==> flow/design.v <==
`timescale 1ns / 1ps
module signalReceive(clk, rst, SCK, MOSI, byteReceived, dataByte, SSEL);
input clk;
input rst;
input SCK, SSEL, MOSI;
output byteReceived;
output [7:0] dataByte;
reg [2:0] bitcnt;
reg byte_received;   
reg [7:0] byte_data_received;
assign byteReceived = byte_received;
assign dataByte = byte_data_received;
reg [2:0] SCKr;  
reg [2:0] SSELr;  
reg [1:0] MOSIr; 
always @(posedge clk) 
begin
  if (rst)
    SCKr <= 3'b000;
  else
    SCKr <= {SCKr[1:0], SCK};
end
wire SCK_risingedge = (SCKr[2:1]==2'b01);   
wire SCK_fallingedge = (SCKr[2:1]==2'b10);   
always @(posedge clk) 
begin
  if (rst)
    SSELr <= 3'b111;
  else
    SSELr <= {SSELr[1:0], SSEL};
end
wire SSEL_active = ~SSELr[1];   
wire SSEL_startmessage = (SSELr[2:1]==2'b10);   
wire SSEL_endmessage = (SSELr[2:1]==2'b01);   
always @(posedge clk) 
begin
  MOSIr <= {MOSIr[0], MOSI};
end
wire MOSI_data = MOSIr[1];
always @(posedge clk)
begin
  if(rst)
  begin
    bitcnt <= 3'b000;
  end
  else if(~SSEL_active)
  begin
    bitcnt <= 3'b000;
  end
  else
  begin
    if(SCK_risingedge)
    begin
      bitcnt <= bitcnt + 3'b001;
      byte_data_received <= {byte_data_received[6:0], MOSI_data};
    end
  end
end
always @(posedge clk)
begin    
  if (rst)
    byte_received <= 1'b0;
  else
    byte_received <= SSEL_active && SCK_risingedge && (bitcnt==3'b111);
end 
endmodule
module sending(clk, rst, SCK, MISO, SSEL, data, signalReceived, byteSent);
input clk;
input rst;
input SCK;
output MISO;
input SSEL;
input [7:0] data;
input signalReceived;
output byteSent;
reg byte_sent;
assign byteSent = byte_sent;
reg [7:0] byte_data_sent;
reg byte_sent_2clk;
reg [2:0] cnt;
reg [2:0] SCKr;  
always @(posedge clk) 
begin
 if (rst)
   SCKr <= 3'b000;
 else
   SCKr <= {SCKr[1:0], SCK};
end
wire SCK_risingedge = (SCKr[2:1]==2'b01);   
wire SCK_fallingedge = (SCKr[2:1]==2'b10);   
reg [2:0] SSELr;  
always @(posedge clk) 
begin
  if (rst)
    SSELr <= 3'b111;
  else
    SSELr <= {SSELr[1:0], SSEL};
end
wire SSEL_active = ~SSELr[1];   
wire SSEL_startmessage = (SSELr[2:1]==2'b10);   
wire SSEL_endmessage = (SSELr[2:1]==2'b01);   
always @(posedge clk) 
begin
  if(rst)
  begin
    cnt <= 3'b000;
    byte_data_sent <= 8'h00;
  end
  else if(signalReceived)
  begin
    if(~SSEL_active) 
    begin
      cnt<=3'b000;   
    end
    else
    begin
      if(byte_sent_2clk)
      begin
        byte_data_sent <= data;
      end
      if(SCK_risingedge)
      begin
        cnt <= cnt + 3'b001;
        byte_data_sent <= {byte_data_sent[6:0], 1'b0};
      end
    end
  end
end
always @(posedge clk)
begin
  if(rst)
  begin
    byte_sent_2clk <= 1'b0;
    byte_sent <= 1'b0;
  end
  else if(signalReceived)
  begin
    if (byte_sent_2clk)
    begin
      byte_sent_2clk <= 1'b0;
    end
    if (byte_sent)
    begin
      byte_sent_2clk <= 1'b1;
      byte_sent <= SSEL_active && SCK_risingedge && (cnt==3'b111);
    end
    else
    begin
      byte_sent <= SSEL_active && SCK_risingedge && (cnt==3'b111);
    end
  end
end
assign MISO = byte_data_sent[7];   
endmodule
`timescale 1ns / 1ps
module signalProcess(clk, rst, SCK, MOSI, MISO, SSEL);
input clk;
input rst;
input SCK, SSEL, MOSI;
output MISO;
wire [7:0] dataByte;
wire [7:0] sendByte;
reg [7:0] compressedX [63:0];
reg [6:0] inputCounter;
wire byte_received;
reg signalReceived;
wire byteSent;
integer i;
integer j;
assign sendByte = compressedX[j[5:0]];
signalReceive srA(.clk(clk), .rst(rst), .SCK(SCK), .MOSI(MOSI), .byteReceived(byte_received), .dataByte(dataByte), .SSEL(SSEL));
always @(posedge clk)
begin 
  if(rst)
  begin
    i <= 0;
    inputCounter <= 7'b0000000;
  end
  else if(~signalReceived)
  begin
    if(byte_received)
    begin
      i <= i+1;
      inputCounter <= inputCounter + 7'b0000001; 
    end
  end
end
always @(posedge clk)
begin 
  if(~rst && ~signalReceived && byte_received && i >= 0 && i < 64)
    compressedX[i[5:0]] <= dataByte;
end
always @(posedge clk)
begin
  if(rst)
    signalReceived <= 1'b0;
  else
    signalReceived <= (inputCounter == 7'b1000000);
end
sending sB(.clk(clk), .rst(rst), .SCK(SCK), .MISO(MISO), .SSEL(SSEL), .data(sendByte), .signalReceived(signalReceived), .byteSent(byteSent));
always @(posedge clk)
begin
  if(rst)
    j <= -1;
  else if(signalReceived)
  begin
    if(byteSent)
    begin
      j <= j+1;
    end 
  end
end
endmodule
* Step by step through the tools: signalProcess
The steps from the RTL of signalProcess to its reports follow in flow order.
Line numbers count from 1 in the design file above.
Library cell names are shortened.
Not given: n/a
- Design top :: signalProcess
- Clock port :: clk
- Library :: sky130hd
- Timing corner :: tt_025C_1v80

* After elaboration
Yosys after proc, flatten, opt, wreduce and memory -nomap, before mapping. Print and check cells are not counted. Equal cells are merged and count once.
Memory sizes are those after Yosys's memory passes, which may raise the word count (mostly to a power of two), join words into wider ones and drop unused or constant bits.
- Memory bits (writable) :: 512
- Memories kept :: 1
- Register bits after elaboration :: 109
- Clocked read ports x word width :: 8
- Cells after elaboration :: 59
- Bits of input ports :: 5
- Magnitude comparators :: 2
- Reductions and logical operators :: 16
- Add/subtract/negate cells :: 5
- Muxes and demuxes :: 10
- Equality and inequality tests :: 5
- Bitwise gates (word level) :: 4
** Memories
- compressedX :: words 64, bits a word 8, read ports 1, wr ports 1, RTL line 163 : reg [7:0] compressedX [63:0];
** Operators by type and width (number)
- 32-bit by 2-bit adder with 32-bit output (second input constant) :: 2
- 32-bit by 1-bit greater-or-equal comparator with 1-bit output (second input constant) :: 1
- 32-bit by 8-bit < comparator with 1-bit output (second input constant) :: 1
- 8-bit 2-to-1 mux :: 3
- 6-bit 2-to-1 mux :: 3
- 1-bit logical AND :: 8
- 7-bit by 1-bit adder with 7-bit output (second input constant) :: 1
- 7-bit equality test (second input constant) :: 1
- 2-bit AND reduction :: 3
- 3-bit by 1-bit adder with 3-bit output (second input constant) :: 2
- 3-bit equality test (second input constant) :: 2
- 3-bit AND reduction :: 2
- 3-bit 2-to-1 mux :: 2
- 1-bit NOT :: 4
- 2-bit by 1-bit equality test with 1-bit output (second input constant) :: 2
- 2-bit nonzero test :: 2
- 2-bit OR reduction :: 1
- 1-bit 2-to-1 mux :: 2

* Longest topological paths
Longest topological path by Yosys (ltp), each cell counted once; first at word level (registers and memories cut), then after technology mapping (sequential cells cut; the memories' decode and read muxes count).
- Depth in word-level cells :: 6
- ABC_AREA :: 0
- Mapped depth :: 8

* Netlist
Source: synth_stat.txt of the flow (Yosys; design flattened, memories mapped). It holds for the ABC_AREA given above (unset counts as 0); a run with the other value may have another netlist.
** Cell types
- edfxtp_1 :: number 520, total area 1.56E+04 sq um
- mux4_2 :: number 126, total area 2.84E+03 sq um
- dfxtp_1 :: number 76, total area 1.52E+03 sq um
- nor2_1 :: number 131, total area 491.722 sq um
- nand2_1 :: number 83, total area 311.549 sq um
- mux2i_1 :: number 27, total area 270.259 sq um
- xnor2_1 :: number 19, total area 166.41 sq um
- nand3_1 :: number 29, total area 145.139 sq um
- xor2_1 :: number 15, total area 131.376 sq um
- o21ai_0 :: number 24, total area 120.115 sq um
- ha_1 :: number 9, total area 112.608 sq um
- buf_2 :: number 21, total area 105.101 sq um
- clkbuf_1 :: number 28, total area 105.101 sq um
- a21oi_1 :: number 20, total area 100.096 sq um
- nand4_1 :: number 16, total area 100.096 sq um
- nor4_1 :: number 16, total area 100.096 sq um
- nor2b_1 :: number 12, total area 75.072 sq um
- or3_1 :: number 12, total area 75.072 sq um
Other cell types: 36; their cells: 133.
- Sequential part of the area :: 17136.4 sq um
- Chip area (Yosys) :: 23388.7 sq um
- Flip-flops :: 596
- Buffers :: 69
- Cells in the netlist :: 1317
By module: a second synthesis without flattening, with its own total; a netlist apart from the flattened one above.
- Cell total of the unflattened synthesis :: 1302
- Area (unflattened synthesis) :: 23577.6 sq um
Rows give one instance, submodules left out.
** By module
- signalProcess :: times used 1, seq. area 16415.7 sq um, cells 1175, area 22142.5 sq um
- sending :: times used 1, seq. area 360.3 sq um, cells 92, area 844.6 sq um
- signalReceive :: times used 1, seq. area 460.4 sq um, cells 35, area 590.6 sq um

* Path before layout
Source: OpenSTA report_checks on the synthesized netlist (no wires, ideal clock, input and output delay 20% of the period each), path of least setup slack; recovery checks are left aside. Register names are those of the netlist, which keeps one name where synthesis merged equal registers.
- Kind :: input -> register
- Start point :: input port rst
- End point :: memory compressedX[58][0]
- Input delay :: 2.000 ns
- Path slack :: 6.306 ns
- Period :: 10.0 ns
- Time at the first pin :: 2.000 ns
- Path buffers :: 0
- Delay of the path :: 1.693 ns
- Arrival time :: 3.323 ns
- Stages :: 5
- Required time :: 9.630 ns
- Period reached after synthesis :: 3.694 ns
"delay of the path" is the arrival time less input delay plus setup time.
"stages" counts driving pins, that of a launching flip-flop among them; a cell with two outputs on the path counts twice.
"period reached after synthesis" = period - worst setup slack (recovery checks aside). The figure is calculated, with input and output delays left at 20% of the set period.
Between the ends stands the longest chain of elaborated cells between them, by number of cells; it is not shown to be the way that was timed. Of several equally long chains one is given.
A line is the first line of the expression or statement that the cell stems from. Yosys adds cells for indexed reads and writes and turns some case tables into memories.
The path ends at the enable pin of a flip-flop; only ways to that pin are counted.
- Cells stage by stage :: nor4_1 -> nand4_1 -> nor2_1 -> nand4_1 -> nor2_1
- Length of the longest elaborated chain :: 6
- Elaborated cells on any way between the ends :: 7
- Those cells by class :: mux (2); logic (1); reduce/logical (4)
** Ends and longest elaborated chain, post-synthesis
- start: declaration :: RTL line 158 : input rst;
- 1-bit NOT :: RTL line 190 : if(~rst && ~signalReceived && byte_received && i >= 0 && i < 64)
- 1-bit logical AND (4 in a row) :: RTL line 190
- 6-bit 2-to-1 mux :: RTL line 190
- end: declaration :: RTL line 163 : reg [7:0] compressedX [63:0];

* Timing after layout
Path of least setup slack in the final report of record 1 (OpenROAD, finished layout, wires in). Where an end is a register, its clock arrival counts in the times.
- Kind :: register -> register
- Start point :: register (no name shown)
- End point :: register sB.byte_data_sent[6]
- Period :: 2.95 ns
- Path buffers :: 2
- Arrival time :: 2.71 ns
- Stages :: 7
- Time at the first pin :: 0.57 ns
- Required time :: 3.42 ns
- Path slack :: 0.71 ns
At most two assigning lines are given for a register; there are more.
- Cells stage by stage :: dfxtp_4 -> buf_12 -> buf_12 -> mux4_2 -> mux2i_1 -> a221o_1 -> a221oi_2
** Ends and longest elaborated chain, after layout
- end: assignment :: RTL line 119 : byte_data_sent <= data;
- end: assignment :: RTL line 124 : byte_data_sent <= {byte_data_sent[6:0], 1'b0};
- end: declaration :: RTL line 78 : reg [7:0] byte_data_sent;
No chain of elaborated cells between the ends is given.

Module signalProcess, platform sky130hd: 5 stored runs of the flow (Yosys, OpenROAD) with differing settings, in no particular order. Input and output delays are each 20% of the period that was set; the output load is 0.01 pF.
"clock period reached" means the clock period less the worst setup slack. The figure is calculated, with input and output delays left at 20% of the set period.
"time of the worst setup path" is the time allowed to the run's worst setup path (the clock period less input and output delay, where it has them) less its slack. Clock arrival times count: a late capture clock shortens it, a late launch clock lengthens it.
"total power of the final layout": no workload was simulated; the value follows from the tool's default switching activity.

** Record 1
- Settings :: CAP_MARGIN=5; CELL_PAD_IN_SITES_DETAIL_PLACEMENT=1; CELL_PAD_IN_SITES_GLOBAL_PLACEMENT=3; CORE_MARGIN=10; CORE_UTILIZATION=36; CTS_CLUSTER_DIAMETER=183; CTS_CLUSTER_SIZE=46; GPL_ROUTABILITY_DRIVEN=0; GPL_TIMING_DRIVEN=1; HOLD_SLACK_MARGIN=0.19; MAX_ROUTING_LAYER=met5; MIN_ROUTING_LAYER=met1; PLACE_DENSITY_LB_ADDON=0.13; SETUP_SLACK_MARGIN=0.86; SLEW_MARGIN=35; period_ns=2.95
- Cell area after synthesis :: 23388.7 sq um
- Full die area :: 75564.5 sq um
- Standard-cell area after layout :: 27520.1 sq um
- Utilization after routing :: 0.428
- Worst setup slack after layout :: 0.705 ns
- Setup total negative slack :: 0.000 ns
- Smallest hold slack :: 0.372 ns
- Total power of the final layout :: 12.570 mW
- Clock period reached :: 2.245 ns
- Time of the worst setup path :: 2.24 ns
- Worst setup path type :: register -> register

** Record 2
- Settings :: CAP_MARGIN=25; CELL_PAD_IN_SITES_GLOBAL_PLACEMENT=1; CORE_MARGIN=5; CORE_UTILIZATION=49; CTS_CLUSTER_DIAMETER=89; CTS_CLUSTER_SIZE=46; GPL_ROUTABILITY_DRIVEN=1; GPL_TIMING_DRIVEN=1; MIN_ROUTING_LAYER=met1; PLACE_DENSITY_LB_ADDON=0.13; SETUP_SLACK_MARGIN=0.11; period_ns=2.95; SLEW_MARGIN=20
- Cell area after synthesis :: 23388.7 sq um
- Full die area :: 52200.8 sq um
- Standard-cell area after layout :: 25764.7 sq um
- Utilization after routing :: 0.543
- Worst setup slack after layout :: 0.330 ns
- Setup total negative slack :: 0.000 ns
- Smallest hold slack :: 0.347 ns
- Total power of the final layout :: 13.691 mW
- Clock period reached :: 2.620 ns
- Time of the worst setup path :: 2.62 ns
- Worst setup path type :: register -> register

** Record 3
- Settings :: CAP_MARGIN=5; CELL_PAD_IN_SITES_GLOBAL_PLACEMENT=1; CORE_MARGIN=5; CORE_UTILIZATION=49; CTS_CLUSTER_DIAMETER=183; CTS_CLUSTER_SIZE=46; GPL_ROUTABILITY_DRIVEN=1; GPL_TIMING_DRIVEN=1; MIN_ROUTING_LAYER=met1; PLACE_DENSITY_LB_ADDON=0.13; SETUP_SLACK_MARGIN=0.86; period_ns=2.95; SLEW_MARGIN=20
- Cell area after synthesis :: 23388.7 sq um
- Full die area :: 52200.8 sq um
- Standard-cell area after layout :: 26848.2 sq um
- Utilization after routing :: 0.566
- Worst setup slack after layout :: 0.695 ns
- Setup total negative slack :: 0.000 ns
- Smallest hold slack :: 0.347 ns
- Total power of the final layout :: 12.506 mW
- Clock period reached :: 2.255 ns
- Time of the worst setup path :: 2.26 ns
- Worst setup path type :: register -> register

** Record 4
- Settings :: CORE_UTILIZATION=40; period_ns=5.38; CAP_MARGIN=20; CORE_MARGIN=2; SLEW_MARGIN=20
- Cell area after synthesis :: 23388.7 sq um
- Full die area :: 60422.6 sq um
- Standard-cell area after layout :: 26197.6 sq um
- Utilization after routing :: 0.453
- Worst setup slack after layout :: 1.874 ns
- Setup total negative slack :: 0.000 ns
- Smallest hold slack :: 0.329 ns
- Total power of the final layout :: 9.109 mW
- Clock period reached :: 3.506 ns
- Time of the worst setup path :: 2.43 ns
- Worst setup path type :: input -> register

** Record 5
- Settings :: CAP_MARGIN=5; CELL_PAD_IN_SITES_GLOBAL_PLACEMENT=1; CORE_MARGIN=10; CORE_UTILIZATION=49; CTS_CLUSTER_DIAMETER=183; CTS_CLUSTER_SIZE=46; GPL_ROUTABILITY_DRIVEN=1; GPL_TIMING_DRIVEN=1; HOLD_SLACK_MARGIN=0.19; MIN_ROUTING_LAYER=met1; PLACE_DENSITY_LB_ADDON=0.13; SETUP_SLACK_MARGIN=0.86; SLEW_MARGIN=35; period_ns=2.95
- Cell area after synthesis :: 23388.7 sq um
- Full die area :: 56870.3 sq um
- Standard-cell area after layout :: 27222.4 sq um
- Utilization after routing :: 0.581
- Worst setup slack after layout :: 0.729 ns
- Setup total negative slack :: 0.000 ns
- Smallest hold slack :: 0.353 ns
- Total power of the final layout :: 12.536 mW
- Clock period reached :: 2.221 ns
- Time of the worst setup path :: 2.22 ns
- Worst setup path type :: register -> register
